==> flow/design.v <==
module register (r, rst, data, clk);
	output reg r;
	input rst,clk;
	input data;
    always @(posedge clk or negedge rst)
    begin
      if (rst==0)
	       begin
 	        r<=0;
         end
      else
        begin
          r<=data;
        end
    end
endmodule
module register3b (r, rst, data, clk);
	output reg [2:0] r;
	input rst,clk;
	input [2:0] data;
    always @(posedge clk or negedge rst)
    begin
      if (rst==0)
	       begin
 	        r[2:0]<= 3'b0;
         end
      else
        begin
          r[2:0]<=data[2:0];
        end
    end
endmodule
module register4b (r, rst, data, clk);
	output reg [3:0] r;
	input rst,clk;
	input [3:0] data;
   always @(posedge clk or negedge rst)
    begin
      if (rst==0)
	       begin
 	        r[3:0]<= 4'b0;
         end
      else
        begin
          r[3:0]<=data[3:0];
        end
    end
endmodule
module register32b (r, rst, data, clk);
	output reg [31:0] r;
	input rst,clk;
	input [31:0] data;
    always @(posedge clk or negedge rst)
    begin
      if (rst==0)
	       begin
 	        r[31:0]<= 32'b0;
         end
      else
        begin
          r[31:0]<=data[31:0];
        end
    end
endmodule
module ALU (alu_out, zero, funct, data1, data2);
	output zero;
	output reg [31:0] alu_out;
	input [31:0] data1,data2;
	input [2:0] funct;
assign zero=~(|alu_out);
always @(funct,data1,data2)
begin
  case (funct)
    3'b001: alu_out=data1+data2;
    3'B010: alu_out=data1-data2;
    3'b011: alu_out=data1&data2;
    3'b100:  alu_out=data1|data2;
    3'b101: alu_out=~data1;
    3'b110: alu_out=data1^data2;
    default:alu_out=32'b0;
  endcase
end
endmodule
module signextend (entrada,salida,tipo);
  input [27:0] entrada;
  input [1:0] tipo;
  output reg [31:0] salida;
  always @(entrada,tipo)   
  begin                    
    case (tipo)
      2'b00:   
			salida=entrada[16]?{15'b111111111111111,entrada[16:0]}:{15'b0,entrada[16:0]};
      2'b01:   
			salida=entrada[19]?{12'b111111111111,entrada[19:0]}:{12'b0,entrada[19:0]};
      2'b10:   
			salida=entrada[23]?{8'b11111111,entrada[23:0]}:{8'b0,entrada[23:0]};
      2'b11:   
			salida=entrada[27]?{4'b1111,entrada[27:0]}:{4'b0,entrada[27:0]};
    endcase
  end
endmodule
module decoder (mbs,negar,functout,RegWrite,MemtoReg,MemWrite,Branch,tipo,ALUsrc,opcode,functin);
input [2:0] functin;
input [3:0] opcode;
output reg RegWrite,MemtoReg,MemWrite,Branch,ALUsrc,mbs,negar;
output reg [2:0] functout;
output reg [1:0] tipo;
always @(opcode,functin)
begin
  case (opcode)
    4'b0000: begin
            RegWrite<=0;MemtoReg<=0;MemWrite<=0;Branch<=1;functout<=3'b010;tipo<=2'b00;ALUsrc<=0;mbs<=1;negar<=1;
          end
    4'b0001: begin
            RegWrite<=0;MemtoReg<=0;MemWrite<=0;Branch<=1;functout<=3'b010;tipo<=2'b00;ALUsrc<=0;mbs<=1;negar<=1;  
          end
    4'b0010: begin
            RegWrite<=0;MemtoReg<=0;MemWrite<=0;Branch<=1;functout<=3'b010;tipo<=2'b00;ALUsrc<=0;mbs<=1;negar<=0;  
          end
    4'b0011: begin
            RegWrite<=0;MemtoReg<=0;MemWrite<=0;Branch<=1;functout<=3'b010;tipo<=2'b00;ALUsrc<=0;mbs<=1;negar<=0;  
          end
    4'b0100: begin
            RegWrite<=0;MemtoReg<=0;MemWrite<=0;Branch<=1;functout<=3'b010;tipo<=2'b00;ALUsrc<=0;mbs<=0;negar<=1;
          end
    4'b0101: begin
            RegWrite<=0;MemtoReg<=0;MemWrite<=0;Branch<=1;functout<=3'b010;tipo<=2'b00;ALUsrc<=0;mbs<=0;negar<=1;
          end
    4'b0110: begin
            RegWrite<=0;MemtoReg<=0;MemWrite<=0;Branch<=1;functout<=3'b010;tipo<=2'b00;ALUsrc<=0;mbs<=0;negar<=0;
          end
    4'b0111: begin
            RegWrite<=0;MemtoReg<=0;MemWrite<=0;Branch<=1;functout<=3'b010;tipo<=2'b00;ALUsrc<=0;mbs<=0;negar<=0;
          end
    4'b1000: begin
            RegWrite<=1;MemtoReg<=0;MemWrite<=0;Branch<=0;functout<=functin;tipo<=2'b00;ALUsrc<=0;mbs<=0;negar<=0;
          end 
    4'b1001: begin
            RegWrite<=1;MemtoReg<=0;MemWrite<=0;Branch<=0;functout<=functin;tipo<=2'b00;ALUsrc<=1;mbs<=0;negar<=0;
          end
    4'b1010: begin
            RegWrite<=1;MemtoReg<=1;MemWrite<=0;Branch<=0;functout<=3'b001;tipo<=2'b00;ALUsrc<=1;mbs<=0;negar<=0;
          end
    4'b1011: begin
            RegWrite<=0;MemtoReg<=0;MemWrite<=1;Branch<=0;functout<=3'b001;tipo<=2'b00;ALUsrc<=1;mbs<=0;negar<=0;
          end
    4'b1100: begin
            RegWrite<=0;MemtoReg<=0;MemWrite<=0;Branch<=0;functout<=3'b000;tipo<=2'b00;ALUsrc<=1;mbs<=0;negar<=0;
          end
    4'b1101: begin
            RegWrite<=0;MemtoReg<=0;MemWrite<=0;Branch<=0;functout<=3'b000;tipo<=2'b00;ALUsrc<=1;mbs<=0;negar<=0;
          end
    4'b1110: begin
            RegWrite<=0;MemtoReg<=0;MemWrite<=0;Branch<=1;functout<=3'b001;tipo<=2'b01;ALUsrc<=1;mbs<=0;negar<=0;  
          end
    4'b1111: begin
            RegWrite<=0;MemtoReg<=0;MemWrite<=0;Branch<=1;functout<=3'b001;tipo<=2'b10;ALUsrc<=0;mbs<=0;negar<=0;  
          end
  endcase    
end
endmodule
module bancoreg (addrr, addrw, write, datain, dataout,rst,clk);    
	input [3:0] addrr,addrw;
	input write,rst,clk;
	input [31:0] datain;
	output reg [31:0] dataout;
	reg [511:0] memo;
	 always @(posedge clk or negedge rst)
	   begin
	     if (rst==0)
	       memo <= 512'b0;
	     else if (write==1)
	       memo[addrw*32 +: 32] <= datain[31:0];
	   end
	 always @(posedge clk)
	   begin
	     if (rst==1)
	       dataout[31:0] <= (write==1 && addrw==addrr) ? datain[31:0] : memo[addrr*32 +: 32];
	   end
endmodule
module IF (PCout,PCin);  
  input [31:0] PCin;
  output reg [31:0] PCout; 
  always @(PCin)
  begin
    PCout=PCin+1;
  end
endmodule
module ID (mbs,negar,jump,dato1,dato2,destinoWrOut,inm_ext,RegWriteout,MemtoReg,MemWrite,Branch,ALUsrc,funct,PCout,Instruccion,PCin,RegWritein,dataWr,destinoWrIn,rst,clk);
  input RegWritein,rst,clk;
  input [3:0] destinoWrIn;
  input [31:0] Instruccion,PCin,dataWr;
  output [31:0] dato1,dato2,inm_ext,PCout;
  output [3:0] destinoWrOut;
  output RegWriteout,MemtoReg,MemWrite,Branch,ALUsrc,mbs,negar;
  output jump;  
  output [2:0] funct;
  wire [1:0] tipo;
  decoder decodificador (
  .mbs(mbs),
  .negar(negar),
  .functout(funct),
  .RegWrite(RegWriteout),
  .MemtoReg(MemtoReg),
  .MemWrite(MemWrite),
  .Branch(Branch),
  .tipo(tipo),
  .ALUsrc(ALUsrc),
  .opcode(Instruccion[31:28]),
  .functin(Instruccion[19:17]));
  bancoreg rs (
  .addrr((Instruccion[31:28]==4'b1110)?Instruccion[27:24]:Instruccion[23:20]), 
  .addrw(destinoWrIn), 
  .write(RegWritein), 
  .datain(dataWr), 
  .dataout(dato1),
  .rst(rst),
  .clk(clk));
  bancoreg rt (
  .addrr(((Instruccion[31:28]==4'b1011)||(~Instruccion[31]))?Instruccion[27:24]:Instruccion[16:13]),
  .addrw(destinoWrIn), 
  .write(RegWritein), 
  .datain(dataWr), 
  .dataout(dato2),
  .rst(rst),
  .clk(clk));
  signextend extensor (
  .entrada(Instruccion[27:0]),
  .salida(inm_ext),
  .tipo(tipo));
  assign jump=Instruccion[31];  
  assign destinoWrOut=Instruccion[27:24];
  assign PCout=PCin;
endmodule
module EX (PCout,dataWrMem,destinoWrOut,zeroOut,alu_out,RegWriteOut,MemtoRegOut,MemWriteOut,BranchOut,RegWriteIn,MemtoRegIn,MemWriteIn,BranchIn,funct,ALUsrc,dato1,dato2,destinoWrIn,inm_ext,jump,negar,mbs,PCin);
input [31:0] dato1,dato2,inm_ext,PCin;
input [3:0] destinoWrIn;
output [3:0] destinoWrOut; 
input negar,mbs,jump,RegWriteIn,MemtoRegIn,MemWriteIn,BranchIn,ALUsrc;
input [2:0] funct;
output RegWriteOut,MemtoRegOut,MemWriteOut,BranchOut;
output zeroOut;
output [31:0] alu_out,dataWrMem,PCout;
wire zero;
ALU alu (
.alu_out(alu_out), 
.zero(zero), 
.funct(funct), 
.data1(MemWriteIn?dato2:dato1), 
.data2(ALUsrc?inm_ext:dato2));
assign PCout=jump?(ALUsrc?(dato1+inm_ext):inm_ext):(PCin+inm_ext);  
assign dataWrMem=dato1;  
assign RegWriteOut=RegWriteIn;
assign MemtoRegOut=MemtoRegIn;
assign MemWriteOut=MemWriteIn;
assign BranchOut=BranchIn;
assign destinoWrOut=destinoWrIn;
assign zeroOut=mbs?(zero?~zero:(negar?~mbs:mbs)):(negar?~zero:zero);
endmodule
module MEM (PCout,alu_outWB,PCsrc,RegWriteOut,MemtoRegOut,destinoWrOut,zero,alu_outMEM,destinoWrIn,RegWriteIn,MemtoRegIn,BranchIn,PCin,jump);
  input jump,zero,RegWriteIn,MemtoRegIn,BranchIn;
  input [31:0] alu_outMEM,PCin;
  input [3:0] destinoWrIn;
  output RegWriteOut,MemtoRegOut,PCsrc;
  output [3:0] destinoWrOut;
  output [31:0] PCout,alu_outWB;
  assign alu_outWB=alu_outMEM;
  assign PCout=jump?alu_outMEM:PCin;
  assign PCsrc=jump?BranchIn:(BranchIn&zero);
  assign RegWriteOut=RegWriteIn;
  assign MemtoRegOut=MemtoRegIn;
  assign destinoWrOut=destinoWrIn;
endmodule
module WB (RegWriteOut,destinoWrOut,res,data_mem,alu_out,destinoWrIn,RegWriteIn,MemtoRegIn);
  input [31:0] alu_out,data_mem;
  input RegWriteIn,MemtoRegIn;
  input [3:0] destinoWrIn;
  output RegWriteOut;
  output [31:0] res;
  output [3:0] destinoWrOut;
  assign RegWriteOut=RegWriteIn;
  assign destinoWrOut=destinoWrIn;
  assign res=MemtoRegIn?data_mem:alu_out;
endmodule
module RISC (destinoWrWB,escribir,PCsrc,result,PCoutMEM,NReset,clk,alu_outMEM,WriteDataInMEM,datoMemOut,InstruccionIn,PCinIF,MemWriteInMEM);
  input [31:0] datoMemOut,InstruccionIn;
  input NReset,clk;
  output escribir,PCsrc,MemWriteInMEM;
  output [3:0] destinoWrWB;
  output [31:0] result,PCoutMEM,alu_outMEM,PCinIF,WriteDataInMEM;
  wire [31:0] InstruccionIn,PCoutIF,PCinIF;
  wire [31:0] InstruccionOut,inm_extID,PCinID,PCoutID;
  wire [3:0] destinoWrOutID;
  wire mbsID,negarID,jumpID,RegWriteoutID,MemtoRegID,MemWriteID,BranchID,ALUsrcID;
  wire [2:0] functID;
  wire [31:0] dato1EX,dato2EX,inm_extEX,PCinEX,PCoutEX,dataWrMemEX,alu_outEX;
  wire [3:0] destinoWrInEX,destinoWrOutEX;
  wire [2:0] functEX;
  wire RegWriteOutEX,RegWriteInEX,MemtoRegOutEX,MemtoRegInEX,MemWriteOutEX,MemWriteInEX,BranchOutEX,BranchInEX,ALUsrcEX,zeroEX,jumpEX,negarEX,mbsEX;
  wire BranchInMEM,jumpMEM,zeroMEM,MemWriteInMEM,MemWriteOutMEM,RegWriteInMEM,RegWriteOutMEM,MemtoRegInMEM,MemtoRegOutMEM;
  wire [3:0] destinoWrInMEM,destinoWrOutMEM;
  wire [31:0] datoMemOut,PCinMEM,WriteDataInMEM,alu_outWB1;
  wire [31:0] data_mem,alu_outWB2;
  wire [3:0] destinoWrInWB;
  wire RegWriteInWB,MemtoRegInWB;
  IF IF (
  .PCout(PCoutIF),
  .PCin(PCinIF));
  ID ID (
  .mbs(mbsID),
  .negar(negarID),
  .jump(jumpID),
  .dato1(dato1EX),
  .dato2(dato2EX),
  .destinoWrOut(destinoWrOutID),
  .inm_ext(inm_extID),
  .RegWriteout(RegWriteoutID),
  .MemtoReg(MemtoRegID),
  .MemWrite(MemWriteID),
  .Branch(BranchID),
  .ALUsrc(ALUsrcID),
  .funct(functID),
  .PCout(PCoutID),
  .Instruccion(InstruccionOut),
  .PCin(PCinID),
  .RegWritein(escribir),
  .dataWr(result),
  .destinoWrIn(destinoWrWB),
  .rst(NReset),
  .clk(clk));
  EX EX (
  .PCout(PCoutEX),
  .dataWrMem(dataWrMemEX),
  .destinoWrOut(destinoWrOutEX),
  .zeroOut(zeroEX),
  .alu_out(alu_outEX),
  .RegWriteOut(RegWriteOutEX),
  .MemtoRegOut(MemtoRegOutEX),
  .MemWriteOut(MemWriteOutEX),
  .BranchOut(BranchOutEX),
  .RegWriteIn(RegWriteInEX),
  .MemtoRegIn(MemtoRegInEX),
  .MemWriteIn(MemWriteInEX),
  .BranchIn(BranchInEX),
  .funct(functEX),
  .ALUsrc(ALUsrcEX),
  .dato1(dato1EX),
  .dato2(dato2EX),
  .destinoWrIn(destinoWrInEX),
  .inm_ext(inm_extEX),
  .jump(jumpEX),
  .negar(negarEX),
  .mbs(mbsEX),
  .PCin(PCinEX));
  MEM MEM(
  .PCout(PCoutMEM),
  .alu_outWB(alu_outWB1),
  .PCsrc(PCsrc),
  .RegWriteOut(RegWriteOutMEM),
  .MemtoRegOut(MemtoRegOutMEM),
  .destinoWrOut(destinoWrOutMEM),
  .zero(zeroMEM),
  .alu_outMEM(alu_outMEM),
  .destinoWrIn(destinoWrInMEM),
  .RegWriteIn(RegWriteInMEM),
  .MemtoRegIn(MemtoRegInMEM),
  .BranchIn(BranchInMEM),
  .PCin(PCinMEM),
  .jump(jumpMEM));
  WB WB(
  .RegWriteOut(escribir),
  .destinoWrOut(destinoWrWB),
  .res(result),
  .data_mem(data_mem),
  .alu_out(alu_outWB2),
  .destinoWrIn(destinoWrInWB),
  .RegWriteIn(RegWriteInWB),
  .MemtoRegIn(MemtoRegInWB));
  register32b regPC_IFtoIF(
  .r(PCinIF), 
  .rst(NReset),
  .data(PCsrc?PCoutMEM:PCoutIF), 
  .clk(clk));
  register32b regPC_IFtoID(
  .r(PCinID), 
  .rst(NReset),
  .data(PCoutIF), 
  .clk(clk));
  register32b regInstr_IFtoID(
  .r(InstruccionOut), 
  .rst(NReset),
  .data(InstruccionIn), 
  .clk(clk));
  register4b regdestinoWr_IDtoEX(
  .r(destinoWrInEX), 
  .rst(NReset),
  .data(destinoWrOutID), 
  .clk(clk));
  register32b regInmediato_IDtoEX(
  .r(inm_extEX), 
  .rst(NReset),
  .data(inm_extID), 
  .clk(clk));
  register32b regPC_IDtoEX(
  .r(PCinEX), 
  .rst(NReset),
  .data(PCoutID), 
  .clk(clk));
  register regmbs_IDtoEX(
  .r(mbsEX), 
  .rst(NReset),
  .data(mbsID), 
  .clk(clk));
  register regnegar_IDtoEX(
  .r(negarEX), 
  .rst(NReset),
  .data(negarID), 
  .clk(clk));
  register regjump_IDtoEX(
  .r(jumpEX), 
  .rst(NReset),
  .data(jumpID), 
  .clk(clk));
  register regRegWrite_IDtoEX(
  .r(RegWriteInEX), 
  .rst(NReset),
  .data(RegWriteoutID), 
  .clk(clk));
  register regMemtoReg_IDtoEX(
  .r(MemtoRegInEX), 
  .rst(NReset),
  .data(MemtoRegID), 
  .clk(clk));
  register regMemWrite_IDtoEX(
  .r(MemWriteInEX), 
  .rst(NReset),
  .data(MemWriteID), 
  .clk(clk));
  register regBranch_IDtoEX(
  .r(BranchInEX), 
  .rst(NReset),
  .data(BranchID), 
  .clk(clk));
  register regALUsrc_IDtoEX(
  .r(ALUsrcEX), 
  .rst(NReset),
  .data(ALUsrcID), 
  .clk(clk));
  register3b regfunct_IDtoEX(
  .r(functEX), 
  .rst(NReset),
  .data(functID), 
  .clk(clk));
  register32b regPC_EXtoMEM(
  .r(PCinMEM), 
  .rst(NReset),
  .data(PCoutEX), 
  .clk(clk));
  register32b regdataWrMem_EXtoMEM(
  .r(WriteDataInMEM), 
  .rst(NReset),
  .data(dataWrMemEX), 
  .clk(clk));
  register4b regdestinoWr_EXtoMEM(
  .r(destinoWrInMEM), 
  .rst(NReset),
  .data(destinoWrOutEX), 
  .clk(clk));
  register regJump_EXtoMEM(
  .r(jumpMEM), 
  .rst(NReset),
  .data(jumpEX), 
  .clk(clk));
  register regzero_EXtoMEM(
  .r(zeroMEM), 
  .rst(NReset),
  .data(zeroEX), 
  .clk(clk));
  register regRegWrite_EXtoMEM(
  .r(RegWriteInMEM), 
  .rst(NReset),
  .data(RegWriteOutEX), 
  .clk(clk));
  register regMemtoReg_EXtoMEM(
  .r(MemtoRegInMEM), 
  .rst(NReset),
  .data(MemtoRegOutEX), 
  .clk(clk));
  register regMemWrite_EXtoMEM(
  .r(MemWriteInMEM), 
  .rst(NReset),
  .data(MemWriteOutEX), 
  .clk(clk));
  register regBranch_EXtoMEM(
  .r(BranchInMEM), 
  .rst(NReset),
  .data(BranchOutEX), 
  .clk(clk));
  register32b regalu_out_EXtoMEM(
  .r(alu_outMEM), 
  .rst(NReset),
  .data(alu_outEX), 
  .clk(clk));
  register32b regALU_out_MEMtoWB(
  .r(alu_outWB2), 
  .rst(NReset),
  .data(alu_outWB1), 
  .clk(clk));
  register32b regData_mem_out_MEMtoWB(
  .r(data_mem), 
  .rst(NReset),
  .data(datoMemOut), 
  .clk(clk));
  register regRegWrite_MEMtoWB(
  .r(RegWriteInWB), 
  .rst(NReset),
  .data(RegWriteOutMEM), 
  .clk(clk));
  register regMemtoReg_MEMtoWB(
  .r(MemtoRegInWB), 
  .rst(NReset),
  .data(MemtoRegOutMEM), 
  .clk(clk));
  register4b regdestinoWr_MEMtoWB(
  .r(destinoWrInWB), 
  .rst(NReset),
  .data(destinoWrOutMEM), 
  .clk(clk));
endmodule
# From RTL to reports: RISC
# Tool output for the design above, in the order of the flow.
# Lines are those of the file above, counted from 1.
# Operators carry their Yosys type and port widths (W data, S select, Z words).
# Cell names lack the library's common part.
# Not given: n/a
[inputs] design="RISC" clock="clk" library="sky130hd" corner="tt_025C_1v80"

# Elaborated design
# Source: Yosys, flattened and elaborated, memories not mapped. Widths are those after wreduce; folded enables and synchronous resets count as part of the registers. Registers that Yosys merges into a memory's read port (data or address) are not register bits. Print and check cells do not count. Equal cells are merged and count once.
[classes] add_sub_neg=6 eq_ne=26 n_shift=4 muxes=31 logic=13 reduce_logical=23
[ops] op="$shiftx A512 B10 Y32" count=2
[ops] op="$and A512 B512 Y512" count=2
[ops] op="$or A512 B512 Y512" count=2
[ops] op="$shift A32 B33 Y512" count=1
[ops] op="$shift A32 B33 Y512 const A" count=1
[ops] op="$not A512 Y512" count=1
[ops] op="$mux W32" count=13
[ops] op="$pmux W32 S6" count=1
[ops] op="$pmux W32 S4" count=1
[ops] op="$add A32 B32 Y32" count=3
[ops] op="$neg A9 Y33" count=1
[ops] op="$add A32 B1 Y32 const B" count=1
[ops] op="$sub A32 B32 Y32" count=1
[ops] op="$and A32 B32 Y32" count=1
[ops] op="$or A32 B32 Y32" count=1
[ops] op="$xor A32 B32 Y32" count=1
[ops] op="$not A32 Y32" count=1
[ops] op="$reduce_or A32 Y1" count=1
[ops] op="$eq A4 B4 Y1 const B" count=8
[ops] op="$reduce_or A15 Y1" count=2
[ops] op="$reduce_or A12 Y1" count=2
[ops] op="$reduce_or A10 Y1" count=2
[ops] op="$eq A4 B3 Y1 const B" count=4
[ops] op="$reduce_or A14 Y1" count=1
[ops] op="$pmux W1 S2" count=7
[ops] op="$reduce_or A13 Y1" count=1
[ops] op="$reduce_or A4 Y1" count=3
[ops] op="$reduce_or A6 Y1" count=2
# Not listed: further kinds 21, cells in them 36.
[bits] register_bits=1439 inputBits=66 out_inout_bits=167 elab_cells=137

# Depth
# Yosys ltp: most cells in a row. Word level: on the elaborated netlist, between registers, memories and ports. Mapped: between sequential cells and ports; inverters and the memories' decode and read muxes count.
[logic_depth] ltp_word=7 abc_area=0 ltp_mapped=25 mapped_depth_nobuf=21

# Netlist
# Source: synth_stat.txt of the flow (Yosys; design flattened, memories mapped). It holds for the ABC_AREA given above (unset counts as 0); a run with the other value may have another netlist.
# Totals and module areas in this step are rounded.
[mapped] cell_count=6279 area_um2=66000 seq_area_um2=36200 flip_flops=1435 buffers=497
[by_type] cell_type="dfrtp_1" count=1371 type_area_um2=3.43E+04
[by_type] cell_type="a21oi_1" count=1153 type_area_um2=5.77E+03
[by_type] cell_type="mux4_2" count=256 type_area_um2=5765.53
[by_type] cell_type="nor2_1" count=1233 type_area_um2=4.63E+03
[by_type] cell_type="ha_1" count=161 type_area_um2=2.01E+03
[by_type] cell_type="edfxtp_1" count=64 type_area_um2=1.92E+03
[by_type] cell_type="clkbuf_1" count=428 type_area_um2=1.61E+03
[by_type] cell_type="nand2_1" count=310 type_area_um2=1.16E+03
[by_type] cell_type="mux2i_1" count=93 type_area_um2=930.893
[by_type] cell_type="xnor2_1" count=90 type_area_um2=788.256
[by_type] cell_type="nand3_1" count=131 type_area_um2=655.629
[by_type] cell_type="mux2_2" count=52 type_area_um2=585.562
[by_type] cell_type="o21ai_0" count=116 type_area_um2=580.557
[by_type] cell_type="inv_1" count=145 type_area_um2=544.272
[by_type] cell_type="a21o_1" count=64 type_area_um2=480.461
[by_type] cell_type="xor2_1" count=47 type_area_um2=411.645
[by_type] cell_type="a211oi_1" count=49 type_area_um2=367.853
[by_type] cell_type="a311oi_1" count=37 type_area_um2=324.061
# Other cell types: 63; their cells: 479.
# By module: a second synthesis without flattening, with its own total; a netlist apart from the flattened one above.
[hier_totals] cells_unflattened=5233 hier_area_um2=69900
# Rows give one instance, submodules left out.
[modules] mod="bancoreg" instances=2 n_cells=1594 area_um2=24100 seq_area_um2=13800
[modules] mod="register32b" instances=10 n_cells=32 area_um2=801 seq_area_um2=801
[modules] mod="EX" instances=1 n_cells=655 area_um2=4800 seq_area_um2=0.0
[modules] mod="ALU" instances=1 n_cells=663 area_um2=4510 seq_area_um2=0.0
[modules] mod="MEM" instances=1 n_cells=75 area_um2=833 seq_area_um2=0.0
[modules] mod="IF" instances=1 n_cells=96 area_um2=684 seq_area_um2=0.0
[modules] mod="WB" instances=1 n_cells=41 area_um2=582 seq_area_um2=0.0
[modules] mod="RISC" instances=1 n_cells=36 area_um2=544 seq_area_um2=0.0
[modules] mod="ID" instances=1 n_cells=60 area_um2=467 seq_area_um2=0.0
[modules] mod="register" instances=16 n_cells=1 area_um2=25.0 seq_area_um2=25.0
[modules] mod="signextend" instances=1 n_cells=43 area_um2=367 seq_area_um2=0.0
[modules] mod="register4b" instances=3 n_cells=4 area_um2=100 seq_area_um2=100
[modules] mod="decoder" instances=1 n_cells=25 area_um2=128 seq_area_um2=0.0
[modules] mod="register3b" instances=1 n_cells=3 area_um2=75.1 seq_area_um2=75.1

# Worst setup path after synthesis
# Path of least setup slack by OpenSTA after synthesis, without wires, with an ideal clock, recovery checks aside; 20% of the period is set as input and as output delay. Where synthesis merged equal registers, the netlist keeps one of their names.
[synth_timing] path_type="reg-to-reg" startpoint="register regALUsrc_IDtoEX.r" endpoint="register regzero_EXtoMEM.r" period_ns=8.0 setup_time_ns=0.124 t_first_pin_ns=0.000 arrival_ns=5.155 required_time_ns=7.876 path_slack_ns=2.722 delay_ns=5.279 stages=26 path_buffers=4 synth_period_reached_ns=5.278
# "delay_ns" is the arrival time less input delay plus setup time.
# "stages" counts driving pins, that of a launching flip-flop among them; a cell with two outputs on the path counts twice.
# "synth_period_reached_ns" is the clock period less the worst setup slack; recovery checks do not enter. This is arithmetic on one report: input and output delays are still those of the set period (20% each).
# The rows between start and end are the longest chain of elaborated cells between them; the timing report does not say that the signal goes this way. Where chains are equally long, one stands for them.
# Each line given opens the expression or statement behind the cell; cells for indexed reads and writes are added by Yosys, which also makes memories of some case tables.
[synth_between] path_cell_list="dfrtp_1 clkbuf_1 buf_4 mux2i_1 inv_2 nor2_1 nand3_1 nor3_1 and4_1 clkbuf_1 a21oi_1 xnor2_1 ha_1 clkbuf_1 and3_1 and2_1 a222oi_1 nor3_1 a311oi_1 nand2_1 nor4_1 nand4b_1 or4b_1 nor3_2 mux2i_1 nor3_2" elab_chain_len=7 cells_between=12 cone_lines=9 classes_between="2 x add/sub; 5 x mux; 4 x logic; 1 x reduce/logical"
[synth_lines] element="start: declaration" line_no=2 rtl="output reg r;"
[synth_lines] element="start: assignment" line_no=9 rtl="r<=0;"
[synth_lines] element="start: assignment" line_no=13 rtl="r<=data;"
[synth_lines] element="$mux W32" line_no=250 rtl=".data2(ALUsrc?inm_ext:dato2));"
[synth_lines] element="$sub A32 B32 Y32" line_no=75 rtl="3'B010: alu_out=data1-data2;"
[synth_lines] element="$pmux W32 S6" line_no=73 rtl="case (funct)"
[synth_lines] element="$reduce_or A32 Y1" line_no=70 rtl="assign zero=~(|alu_out);"
[synth_lines] element="$not A1 Y1" line_no=70
[synth_lines] element="$mux W1 x2" line_no=258 rtl="assign zeroOut=mbs?(zero?~zero:(negar?~mbs:mbs)):(negar?~zero:zero);"
[synth_lines] element="end: assignment" line_no=9
[synth_lines] element="end: assignment" line_no=13
[synth_lines] element="end: declaration" line_no=2
# Nets of the timed path that keep an RTL name, with a line that drives or declares them; the list need not be complete.
[synth_named_nets] net="EX.alu.alu_out[26]" line_no=73

# Path in the finished layout
# Path of least setup slack in the final report of record 1 (OpenROAD, finished layout, wires in). Where an end is a register, its clock arrival counts in the times.
[layout_timing] path_type="reg-to-reg" startpoint="register regALUsrc_IDtoEX.r" endpoint="register regzero_EXtoMEM.r" period_ns=8.0 setup_time_ns=0.12 t_first_pin_ns=0.84 arrival_ns=7.73 required_time_ns=8.72 path_slack_ns=0.99 stages=22 path_buffers=0
# The rows between start and end are the longest chain of elaborated cells between them; the timing report does not say that the signal goes this way. Where chains are equally long, one stands for them.
[layout_between] path_cell_list="dfrtp_4 mux2i_1 inv_2 nor2_1 nand3_1 nor3_1 nand2_1 o21ai_0 xnor2_1 ha_1 and4_1 nand2_1 o211ai_1 o31ai_1 o211ai_1 a221oi_1 xor2_1 o211ai_1 or3_1 nor3_2 mux2i_1 nor3_2" elab_chain_len=7 cells_between=12 cone_lines=9 classes_between="2 x add/sub; 5 x mux; 4 x logic; 1 x reduce/logical"
[layout_lines] element="start: declaration" line_no=2 rtl="output reg r;"
[layout_lines] element="start: assignment" line_no=9 rtl="r<=0;"
[layout_lines] element="start: assignment" line_no=13 rtl="r<=data;"
[layout_lines] element="$mux W32" line_no=250 rtl=".data2(ALUsrc?inm_ext:dato2));"
[layout_lines] element="$sub A32 B32 Y32" line_no=75 rtl="3'B010: alu_out=data1-data2;"
[layout_lines] element="$pmux W32 S6" line_no=73 rtl="case (funct)"
[layout_lines] element="$reduce_or A32 Y1" line_no=70 rtl="assign zero=~(|alu_out);"
[layout_lines] element="$not A1 Y1" line_no=70
[layout_lines] element="$mux W1 x2" line_no=258 rtl="assign zeroOut=mbs?(zero?~zero:(negar?~mbs:mbs)):(negar?~zero:zero);"
[layout_lines] element="end: assignment" line_no=9
[layout_lines] element="end: assignment" line_no=13
[layout_lines] element="end: declaration" line_no=2
# Nets of the timed path that keep an RTL name, with a line that drives or declares them; the list need not be complete.
[layout_named_nets] net="EX.alu.alu_out[27]" line_no=73

Flow measurements of RISC on sky130hd: 4 stored runs with different settings, listed in no order. Input and output delays are each 20% of the period that was set; the output load is 0.01 pF.
"achieved clock period" means the clock period less the worst setup slack. The figure is calculated, with input and output delays left at 20% of the set period.
"worst setup path time": the worst setup path's part of the clock period (all of it between registers, 20% less for each end at a port) less its slack. A launch clock that arrives late makes it longer, a capture clock that arrives late makes it shorter.
"power" rests on the timing tool's default activity at the inputs, not on a simulated workload.
Measured values are rounded.
[record 1] settings: CELL_PAD_IN_SITES_DETAIL_PLACEMENT=2, CORE_UTILIZATION=40, GPL_ROUTABILITY_DRIVEN=0, MIN_ROUTING_LAYER=met2, PLACE_DENSITY=0.51, SLEW_MARGIN=40, TNS_END_PERCENT=15, period_ns=8.0, CAP_MARGIN=20, CORE_MARGIN=2
[record 1] result: chip area after synthesis (Yosys) 66000 um^2, die area 168000 um^2, standard-cell area of the final layout 77300 um^2, utilization 47.0%, worst setup slack after layout 0.992 ns, total negative slack 0.000 ns, worst hold slack 0.346 ns, power 27.3 mW, achieved clock period 7.008 ns, worst setup path time 7.01 ns, worst setup path kind reg-to-reg
[record 2] settings: CAP_MARGIN=35, CELL_PAD_IN_SITES_DETAIL_PLACEMENT=2, CORE_UTILIZATION=49, CTS_CLUSTER_DIAMETER=230, CTS_CLUSTER_SIZE=78, GPL_ROUTABILITY_DRIVEN=1, MAX_ROUTING_LAYER=met5, PLACE_DENSITY_LB_ADDON=0.05, SLEW_MARGIN=0, TNS_END_PERCENT=60, period_ns=3.84, CORE_MARGIN=2
[record 2] result: did not finish, routing stopped with ODB-0269
[record 3] settings: ABC_AREA=1, CAP_MARGIN=30, CELL_PAD_IN_SITES_DETAIL_PLACEMENT=2, CELL_PAD_IN_SITES_GLOBAL_PLACEMENT=2, CORE_UTILIZATION=70, GPL_ROUTABILITY_DRIVEN=1, GPL_TIMING_DRIVEN=0, MIN_ROUTING_LAYER=met2, PLACE_DENSITY_LB_ADDON=0.16, SLEW_MARGIN=30, TNS_END_PERCENT=15, period_ns=8.0, CORE_MARGIN=2
[record 3] result: did not finish, placement stopped with FLW-0024
[record 4] settings: ABC_AREA=1, CAP_MARGIN=40, CELL_PAD_IN_SITES_DETAIL_PLACEMENT=0, CORE_ASPECT_RATIO=0.63, CORE_MARGIN=4, CORE_UTILIZATION=46, CTS_CLUSTER_DIAMETER=172, GPL_ROUTABILITY_DRIVEN=1, GPL_TIMING_DRIVEN=0, MAX_ROUTING_LAYER=met5, MIN_ROUTING_LAYER=met2, SETUP_SLACK_MARGIN=-0.4, SLEW_MARGIN=25, period_ns=4.69
[record 4] result: did not finish, routing stopped with GRT-0116
